==> flow/design.v <==
module rot_encoder
  #(parameter
    BAND_WIDTH = 32)
   (input logic                   sa,
    input logic                   sb,
    output logic [BAND_WIDTH-1:0] count,
    input logic                   clk,
    input logic                   rstn);
   logic [BAND_WIDTH-1:0]         count_r;
   logic [3:0]                    patern;
   logic [1:0]                    sa_q, sb_q;
   always_comb begin
      count  = count_r;
      patern = {sa_q[1], sb_q[1], sa_q[0], sb_q[0]};
   end
   always_ff @(posedge clk) begin
      if(!rstn) begin
         count_r <= 0;
         sa_q    <= 0;
         sb_q    <= 0;
      end
      else begin
         sa_q[1] <= sa_q[0];
         sb_q[1] <= sb_q[0];
         sa_q[0] <= sa;
         sb_q[0] <= sb;
         case(patern)
           4'b0010: count_r <= count_r + 1;
           4'b1011: count_r <= count_r + 1;
           4'b1101: count_r <= count_r + 1;
           4'b0100: count_r <= count_r + 1;
           4'b0001: count_r <= count_r - 1;
           4'b0111: count_r <= count_r - 1;
           4'b1110: count_r <= count_r - 1;
           4'b1000: count_r <= count_r - 1;
           default: count_r <= count_r;
         endcase
      end
   end
endmodule
module pwm_generator
  #(parameter
    BAND_WIDTH       = 32,
    PWM_PERIOD_CYCLE = 1000)
   (input logic [BAND_WIDTH-1:0] width,
    output logic                 pwm,
    input logic                  clk,
    input logic                  rstn);
   logic [BAND_WIDTH-1:0]        count_r;
   always_comb begin
      pwm = (count_r < width) ? 1 : 0;
   end
   always_ff @(posedge clk) begin
      if(!rstn) begin
         count_r <= 0;
      end
      else if(count_r < PWM_PERIOD_CYCLE) begin
         count_r <= count_r + 1;
      end
      else begin
         count_r <= 0;
      end
   end
endmodule
module p_controller
  #(parameter
    BAND_WIDTH         = 32,
    CLK_FREQ           = 100_000_000,
    ONE_ROTATION_PULSE = 630,  
    SAMPLING_RATE      = 100,  
    localparam
    PI_FIXED           = 804,  
    RESOLUTION         = 2 * PI_FIXED * SAMPLING_RATE / ONE_ROTATION_PULSE,
    UPDATE_INTERVAL    = CLK_FREQ / SAMPLING_RATE)
   (input  logic [31:0]           target_rot_v,
    input  logic [31:0]           p_gain,
    input  logic [31:0]           rot_cnt,
    output logic [BAND_WIDTH-1:0] pulse_width,
    input  logic                  clk,
    input  logic                  rstn);
   typedef enum logic [1:0] {STT_GET_ERROR,
                             STT_CALC_TERM,
                             STT_CALC_PULSE,
                             STT_WAIT} p_statetype;
   p_statetype  p_state;
   logic [31:0] cnt_r;
   logic        update_flag;
   logic [31:0] rot_cnt_r;
   logic signed [BAND_WIDTH*2-1:0] pulse_width_r, pulse_width_w;
   logic signed [BAND_WIDTH*2-1:0] rotate_samp_cnt_r;
   logic signed [BAND_WIDTH*2-1:0] error_w;
   logic signed [BAND_WIDTH*2-1:0] error_r, p_error_r;
   logic signed [BAND_WIDTH*2-1:0] p_term_r;
   logic signed [BAND_WIDTH*2-1:0] p_term_w;
   logic [31:0] p_gain_r;
   always_comb begin
      update_flag   = (cnt_r == UPDATE_INTERVAL) ? 1 : 0;
      error_w       = $signed(target_rot_v) - (rotate_samp_cnt_r * $signed(RESOLUTION));
      p_term_w      = ($signed(p_gain_r) * error_r);
      pulse_width_w = pulse_width_r + p_term_r;
      pulse_width   = pulse_width_r;
   end
   always_ff @(posedge clk) begin
      if(!rstn) begin
         p_state           <= STT_WAIT;
         cnt_r             <= 0;
         pulse_width_r     <= 0;
         rotate_samp_cnt_r <= 0;
         rot_cnt_r         <= 0;
         error_r           <= 0;
         p_error_r         <= 0;
         p_term_r          <= 0;
      end
      else begin
         p_gain_r <= p_gain;
         if(update_flag) begin
            cnt_r <= 0;
         end
         else begin
            cnt_r <= cnt_r + 1;
         end
         case(p_state)
           STT_GET_ERROR: begin
              p_error_r <= error_r;
              error_r   <= error_w;
              p_state <= STT_CALC_TERM;
           end
           STT_CALC_TERM: begin
              p_term_r <= p_term_w >>> 16;
              p_state  <= STT_CALC_PULSE;
           end
           STT_CALC_PULSE: begin
              pulse_width_r <= (target_rot_v != 0) ? pulse_width_w : 0;
              p_state       <= STT_WAIT;
           end
           STT_WAIT: begin
              if(update_flag) begin
                 rotate_samp_cnt_r <= $signed(rot_cnt) - $signed(rot_cnt_r);
                 rot_cnt_r         <= rot_cnt;
                 p_state           <= STT_GET_ERROR;
              end
           end
         endcase
      end
   end
endmodule
module motor_ctrl
  #(parameter
    CLK_FREQ = 100_000,
    localparam
    BAND_WIDTH         = 32,
    ONE_ROTATION_PULSE = 630,  
    SAMPLING_RATE      = 100,  
    PWM_PERIOD         = 40,   
    PWM_PERIOD_CYCLE   = (CLK_FREQ / 100_000) * PWM_PERIOD)
   (output logic                  pwm,
    output logic                  dir,
    output logic [BAND_WIDTH-1:0] pulse_width,
    output logic [BAND_WIDTH-1:0] rot_cnt,
    input  logic [31:0]           target_rot_v,
    input  logic [31:0]           p_gain,
    input  logic                  sa,
    input  logic                  sb,
    input  logic                  clk,
    input  logic                  rstn);
   logic [BAND_WIDTH-1:0] pwm_pulse_width;
   pwm_generator #(.BAND_WIDTH(BAND_WIDTH),
                   .PWM_PERIOD_CYCLE(PWM_PERIOD_CYCLE))
   pwm_gen_inst(.width(pwm_pulse_width),
                .pwm(pwm),
                .clk(clk),
                .rstn(rstn));
   rot_encoder #(.BAND_WIDTH(BAND_WIDTH))
   rot_encoder_inst(.sa(sa),
                    .sb(sb),
                    .count(rot_cnt),
                    .clk(clk),
                    .rstn(rstn));
   p_controller #(.BAND_WIDTH(BAND_WIDTH),
                  .CLK_FREQ(CLK_FREQ),
                  .ONE_ROTATION_PULSE(ONE_ROTATION_PULSE),
                  .SAMPLING_RATE(SAMPLING_RATE))
   p_ctrl_inst(.target_rot_v(target_rot_v),
               .p_gain(p_gain),
               .rot_cnt(rot_cnt),
               .pulse_width(pulse_width),
               .clk(clk),
               .rstn(rstn));
   always_comb begin
      dir             = pulse_width[31:31] ? 1'b1 : 1'b0;
      pwm_pulse_width = pulse_width[31:31] ? ~pulse_width : pulse_width;
   end
endmodule
-- Reports on motor_ctrl
Tool output for the design above, in the order of the flow.
Lines are those of the file above, counted from 1.
Operators: Yosys type, input widths -> output width; for muxes data width and select width s.
Cell names lack the library's common part.
Not given: --
- top module: motor_ctrl
- clock port: clk
- standard-cell library: sky130hd
- corner: tt_025C_1v80

-- After elaboration
Source: Yosys, flattened and elaborated, memories not mapped. Widths are those after wreduce. Registers that Yosys merges into a memory's read port (data or address) are not register bits. Print and check cells do not count. Equal cells are merged and count once.
- cells after elaboration at 56
- flip-flop bits (word level) at 406
- noted output and inout bits: 66
- input port bits at 68
- bitwise logic cells at 2
- multiply operators at 2
- order comparisons: 2
- noted reductions and logical operators: 10
- $add $sub $neg: 7
- multiplexer cells at 8
- eq/ne operators: 13
- operators with widths (operator ; number):
    $mul 32x64->64 ; 1
    $mul 64x9->64 const B ; 1
    $add 32x1->32 const B ; 3
    $sub 32x64->64 ; 1
    $add 64x48->64 ; 1
    $pmux 32 s2 ; 1
    $mux 64 ; 1
    $sub 32x32->33 ; 1
    $sub 32x1->32 const B ; 1
    $eq 32x10->1 const B ; 1
    $lt 32x32->1 ; 1
    $lt 32x6->1 const B ; 1
    $not 32->32 ; 1
    $reduce_bool 32->1 ; 1
    $mux 32 ; 1
    $eq 4x4->1 const B ; 4
    $eq 4x3->1 const B ; 2
    $reduce_or 4->1 ; 2
    $pmux 2 s4 ; 1
    $reduce_and 2->1 ; 3
    $eq 2x2->1 const B ; 2
    $eq 4x1->1 const B ; 1
    $eq 4x2->1 const B ; 1
    $reduce_bool 4->1 ; 1
    $mux 1 ; 3
    $eq 2x1->1 const B ; 1
    $ne 2x1->1 const B ; 1
    $logic_not 2->1 ; 1
Not listed: further kinds 4, cells in them 4.

-- Depth
Longest topological path by Yosys (ltp), each cell counted once; first at word level (registers and memories cut), then after technology mapping (sequential cells cut; the memories' decode and read muxes count).
- word-level depth at 4
- noted ABC_AREA: 0
- depth in mapped cells at 29
- noted depth with buffers taken out: 27

-- Netlist
Source: synth_stat.txt of the flow (Yosys; design flattened, memories mapped). It holds for the ABC_AREA given above (unset counts as 0); a run with the other value may have another netlist.
Totals and module areas in this step are rounded.
- flip-flop cells at 313
- sequential area at 0.00659 mm²
- mapped cells at 5969
- noted buffers: 280
- cell area after synthesis at 0.0545 mm²
- cell types (cell type ; number ; total area (µm²)):
    fa_1 ; 1095 ; 2.19E+04
    dfxtp_1 ; 281 ; 5.63E+03
    ha_1 ; 408 ; 5.1E+03
    inv_1 ; 1144 ; 4.29E+03
    nand2_1 ; 815 ; 3.06E+03
    and2_1 ; 449 ; 2.81E+03
    xnor2_1 ; 175 ; 1532.72
    a21oi_1 ; 227 ; 1136.09
    clkbuf_1 ; 259 ; 972.182
    edfxtp_1 ; 32 ; 960.922
    xor2_1 ; 88 ; 770.739
    nor2_1 ; 201 ; 754.474
    a21o_1 ; 73 ; 548.026
    mux2i_1 ; 51 ; 510.49
    o21ai_0 ; 102 ; 510.49
    nand3_1 ; 68 ; 340.326
    a22o_1 ; 30 ; 262.752
    a211oi_1 ; 33 ; 247.738
Other cell types: 67; their cells: 438.
The figures by module come from a second, unflattened synthesis with its own total; it is not the netlist above.
- noted cell total of the unflattened synthesis: 6092
- area total of the unflattened synthesis: 0.0552 mm²
Rows give one instance, submodules left out.
- by module (module ; seq. area (mm²) ; cells ; area (mm²) ; times used):
    p_controller ; 0.00523 ; 5522 ; 0.0504 ; 1
    rot_encoder #(BAND_WIDTH=32) ; 0.000721 ; 365 ; 0.00291 ; 1
    pwm_generator ; 0.000641 ; 168 ; 0.00159 ; 1
    motor_ctrl ; 0 ; 37 ; 0.000354 ; 1

-- Worst setup path after synthesis
Path of least setup slack by OpenSTA after synthesis, without wires, with an ideal clock, recovery checks aside; 20% of the period is set as input and as output delay. Where synthesis merged equal registers, the netlist keeps one of their names.
- kind: flip-flop to flip-flop
- start: register p_ctrl_inst.p_gain_r[8]
- end: register p_ctrl_inst.p_term_r[30]
- required time: 9873 ps
- slack: 2758 ps
- stages on the path at 25
- delay of the path at 7242 ps
- clock period at 10000 ps
- library setup time at 127 ps
- path buffers: 2
- data arrival time: 7115 ps
- noted time at the first pin: 0 ps
- noted period reached after synthesis: 7242 ps
"delay of the path" is the arrival time less input delay plus setup time.
"stages on the path": output pins that drive a net of the path, with the launching flip-flop's if there is one; two outputs of one cell count as two.
"period reached after synthesis" is the clock period less the worst setup slack; recovery checks do not enter. This is arithmetic on one report: input and output delays are still those of the set period (20% each).
The rows between start and end are the longest chain of elaborated cells between them; the timing report does not say that the signal goes this way. Where chains are equally long, one stands for them.
A line is the first line of the expression or statement that the cell stems from. Yosys adds cells for indexed reads and writes and turns some case tables into memories.
- cell sequence: edfxtp_1 > clkbuf_1 > clkbuf_1 > nand2_1 > fa_1 > fa_1 > fa_1 > fa_1 > inv_1 > fa_1 > fa_1 > fa_1 > fa_1 > ha_1 > a21o_1 > a21o_1 > a21oi_1 > o21ai_0 > a2111oi_0 > and3b_1 > o31a_2 > o21ai_2 > a221o_1 > nand4b_1 > o211ai_1
- cells in the longest elaborated chain: 1
- elaborated cells on any way between the ends: 1
- source lines of those cells: 1
- those cells by class: mul: 1
- ends and longest elaborated chain, post-synthesis (element ; RTL line ; source):
    start: declaration ; 95 ; logic [31:0] p_gain_r;
    start: assignment ; 115 ; p_gain_r <= p_gain;
    $mul 32x64->64 ; 99 ; p_term_w      = ($signed(p_gain_r) * error_r);
    end: assignment ; 112 ; p_term_r          <= 0;
    end: assignment ; 129 ; p_term_r <= p_term_w >>> 16;
    end: declaration ; 93 ; logic signed [BAND_WIDTH*2-1:0] p_term_r;

-- Path in the finished layout
From the final timing report of entry E: the path of least setup slack in the routed layout; clock arrival at registers is part of the times.
The report prints the path's times to 10 ps; the period is as set.
- kind: flip-flop to flip-flop
- start: register p_ctrl_inst.p_gain_r[0]
- end: register p_ctrl_inst.p_term_r[24]
- path buffers: 1
- clock period at 9890 ps
- required time: 10380 ps
- library setup time at 100 ps
- stages on the path at 23
- slack: 1350 ps
- data arrival time: 9030 ps
- noted time at the first pin: 610 ps
The rows between start and end are the longest chain of elaborated cells between them; the timing report does not say that the signal goes this way. Where chains are equally long, one stands for them.
- cell sequence: edfxtp_1 > buf_4 > nand2_1 > fa_1 > fa_1 > fa_1 > fa_1 > inv_1 > fa_1 > fa_1 > fa_1 > fa_1 > ha_1 > and3_1 > and3_1 > nand3_1 > a2111oi_1 > and3b_1 > o31ai_1 > a21oi_1 > nor2_1 > nor2_1 > a22o_1
- cells in the longest elaborated chain: 1
- elaborated cells on any way between the ends: 1
- source lines of those cells: 1
- those cells by class: mul: 1
- ends and longest elaborated chain, after layout (element ; RTL line ; source):
    start: declaration ; 95 ; logic [31:0] p_gain_r;
    start: assignment ; 115 ; p_gain_r <= p_gain;
    $mul 32x64->64 ; 99 ; p_term_w      = ($signed(p_gain_r) * error_r);
    end: assignment ; 112 ; p_term_r          <= 0;
    end: assignment ; 129 ; p_term_r <= p_term_w >>> 16;
    end: declaration ; 93 ; logic signed [BAND_WIDTH*2-1:0] p_term_r;

==> runs of motor_ctrl <==
Flow measurements of motor_ctrl on sky130hd: 5 stored runs with different settings, listed in no order. Input and output delays are each 20% of the period that was set; the output load is 0.01 pF.
"clock period achieved" is the run's clock period less its worst setup slack. It is reckoned from that one timing run; input and output delays stay at 20% of the period that was set.
"worst path time": the worst setup path's part of the clock period (all of it between registers, 20% less for each end at a port) less its slack. A launch clock that arrives late makes it longer, a capture clock that arrives late makes it shorter.
"power consumption": no workload was simulated; the value follows from the tool's default switching activity.
"worst path time" is given in steps of 10 ps.
Results are given in rounded form.

Entry A
Settings were CAP_MARGIN = 35; CELL_PAD_IN_SITES_GLOBAL_PLACEMENT = 1; CORE_UTILIZATION = 72; CTS_CLUSTER_DIAMETER = 242; GPL_TIMING_DRIVEN = 0; HOLD_SLACK_MARGIN = 0.01; SETUP_SLACK_MARGIN = 0.72; SLEW_MARGIN = 35; TNS_END_PERCENT = 75; period_ns = 6.05; CORE_MARGIN = 2
- stopped before the end: placement reported GPL-0301

Entry B
Settings were CELL_PAD_IN_SITES_DETAIL_PLACEMENT = 0; CELL_PAD_IN_SITES_GLOBAL_PLACEMENT = 3; CORE_ASPECT_RATIO = 0.55; CORE_UTILIZATION = 64; CTS_CLUSTER_DIAMETER = 56; CTS_CLUSTER_SIZE = 65; GPL_ROUTABILITY_DRIVEN = 0; GPL_TIMING_DRIVEN = 0; MIN_ROUTING_LAYER = met1; PLACE_DENSITY_LB_ADDON = 0.14; SETUP_SLACK_MARGIN = 0.81; TNS_END_PERCENT = 35; period_ns = 12.6; CAP_MARGIN = 20; CORE_MARGIN = 2; SLEW_MARGIN = 20
- stopped before the end: placement reported FLW-0024

Entry C
Settings were CELL_PAD_IN_SITES_DETAIL_PLACEMENT = 0; CELL_PAD_IN_SITES_GLOBAL_PLACEMENT = 2; CORE_ASPECT_RATIO = 0.55; CORE_UTILIZATION = 64; CTS_CLUSTER_DIAMETER = 56; CTS_CLUSTER_SIZE = 65; MIN_ROUTING_LAYER = met1; PLACE_DENSITY_LB_ADDON = 0.14; SETUP_SLACK_MARGIN = 0.81; TNS_END_PERCENT = 35; period_ns = 12.6; CAP_MARGIN = 20; CORE_MARGIN = 2; SLEW_MARGIN = 20
- stopped before the end: placement reported FLW-0024

Entry D
Settings were CELL_PAD_IN_SITES_DETAIL_PLACEMENT = 1; CELL_PAD_IN_SITES_GLOBAL_PLACEMENT = 0; CORE_UTILIZATION = 62; CTS_CLUSTER_DIAMETER = 176; GPL_ROUTABILITY_DRIVEN = 1; GPL_TIMING_DRIVEN = 0; HOLD_SLACK_MARGIN = 0.16; MIN_ROUTING_LAYER = met2; SLEW_MARGIN = 40; period_ns = 12.1; CAP_MARGIN = 20; CORE_MARGIN = 2
- stopped before the end: routing reported GRT-0116

Entry E
Settings were CORE_UTILIZATION = 45; PLACE_DENSITY = 0.6; period_ns = 9.89; CAP_MARGIN = 20; CORE_MARGIN = 2; SLEW_MARGIN = 20
- noted the clock period achieved: 8540 ps
- noted the power consumption: 0.00381 W
- noted the die outline area: 0.124 mm²
- Yosys chip area after synthesis at 0.0545 mm²
- post-route utilization at 49.1%
- worst path time at 8540 ps
- worst setup path type: flip-flop to flip-flop
- worst slack on setup checks at 1350 ps
- noted the lowest hold slack: 452 ps
- noted the post-route setup TNS: 0 ps
- noted the standard-cell area of the final layout: 0.0589 mm²
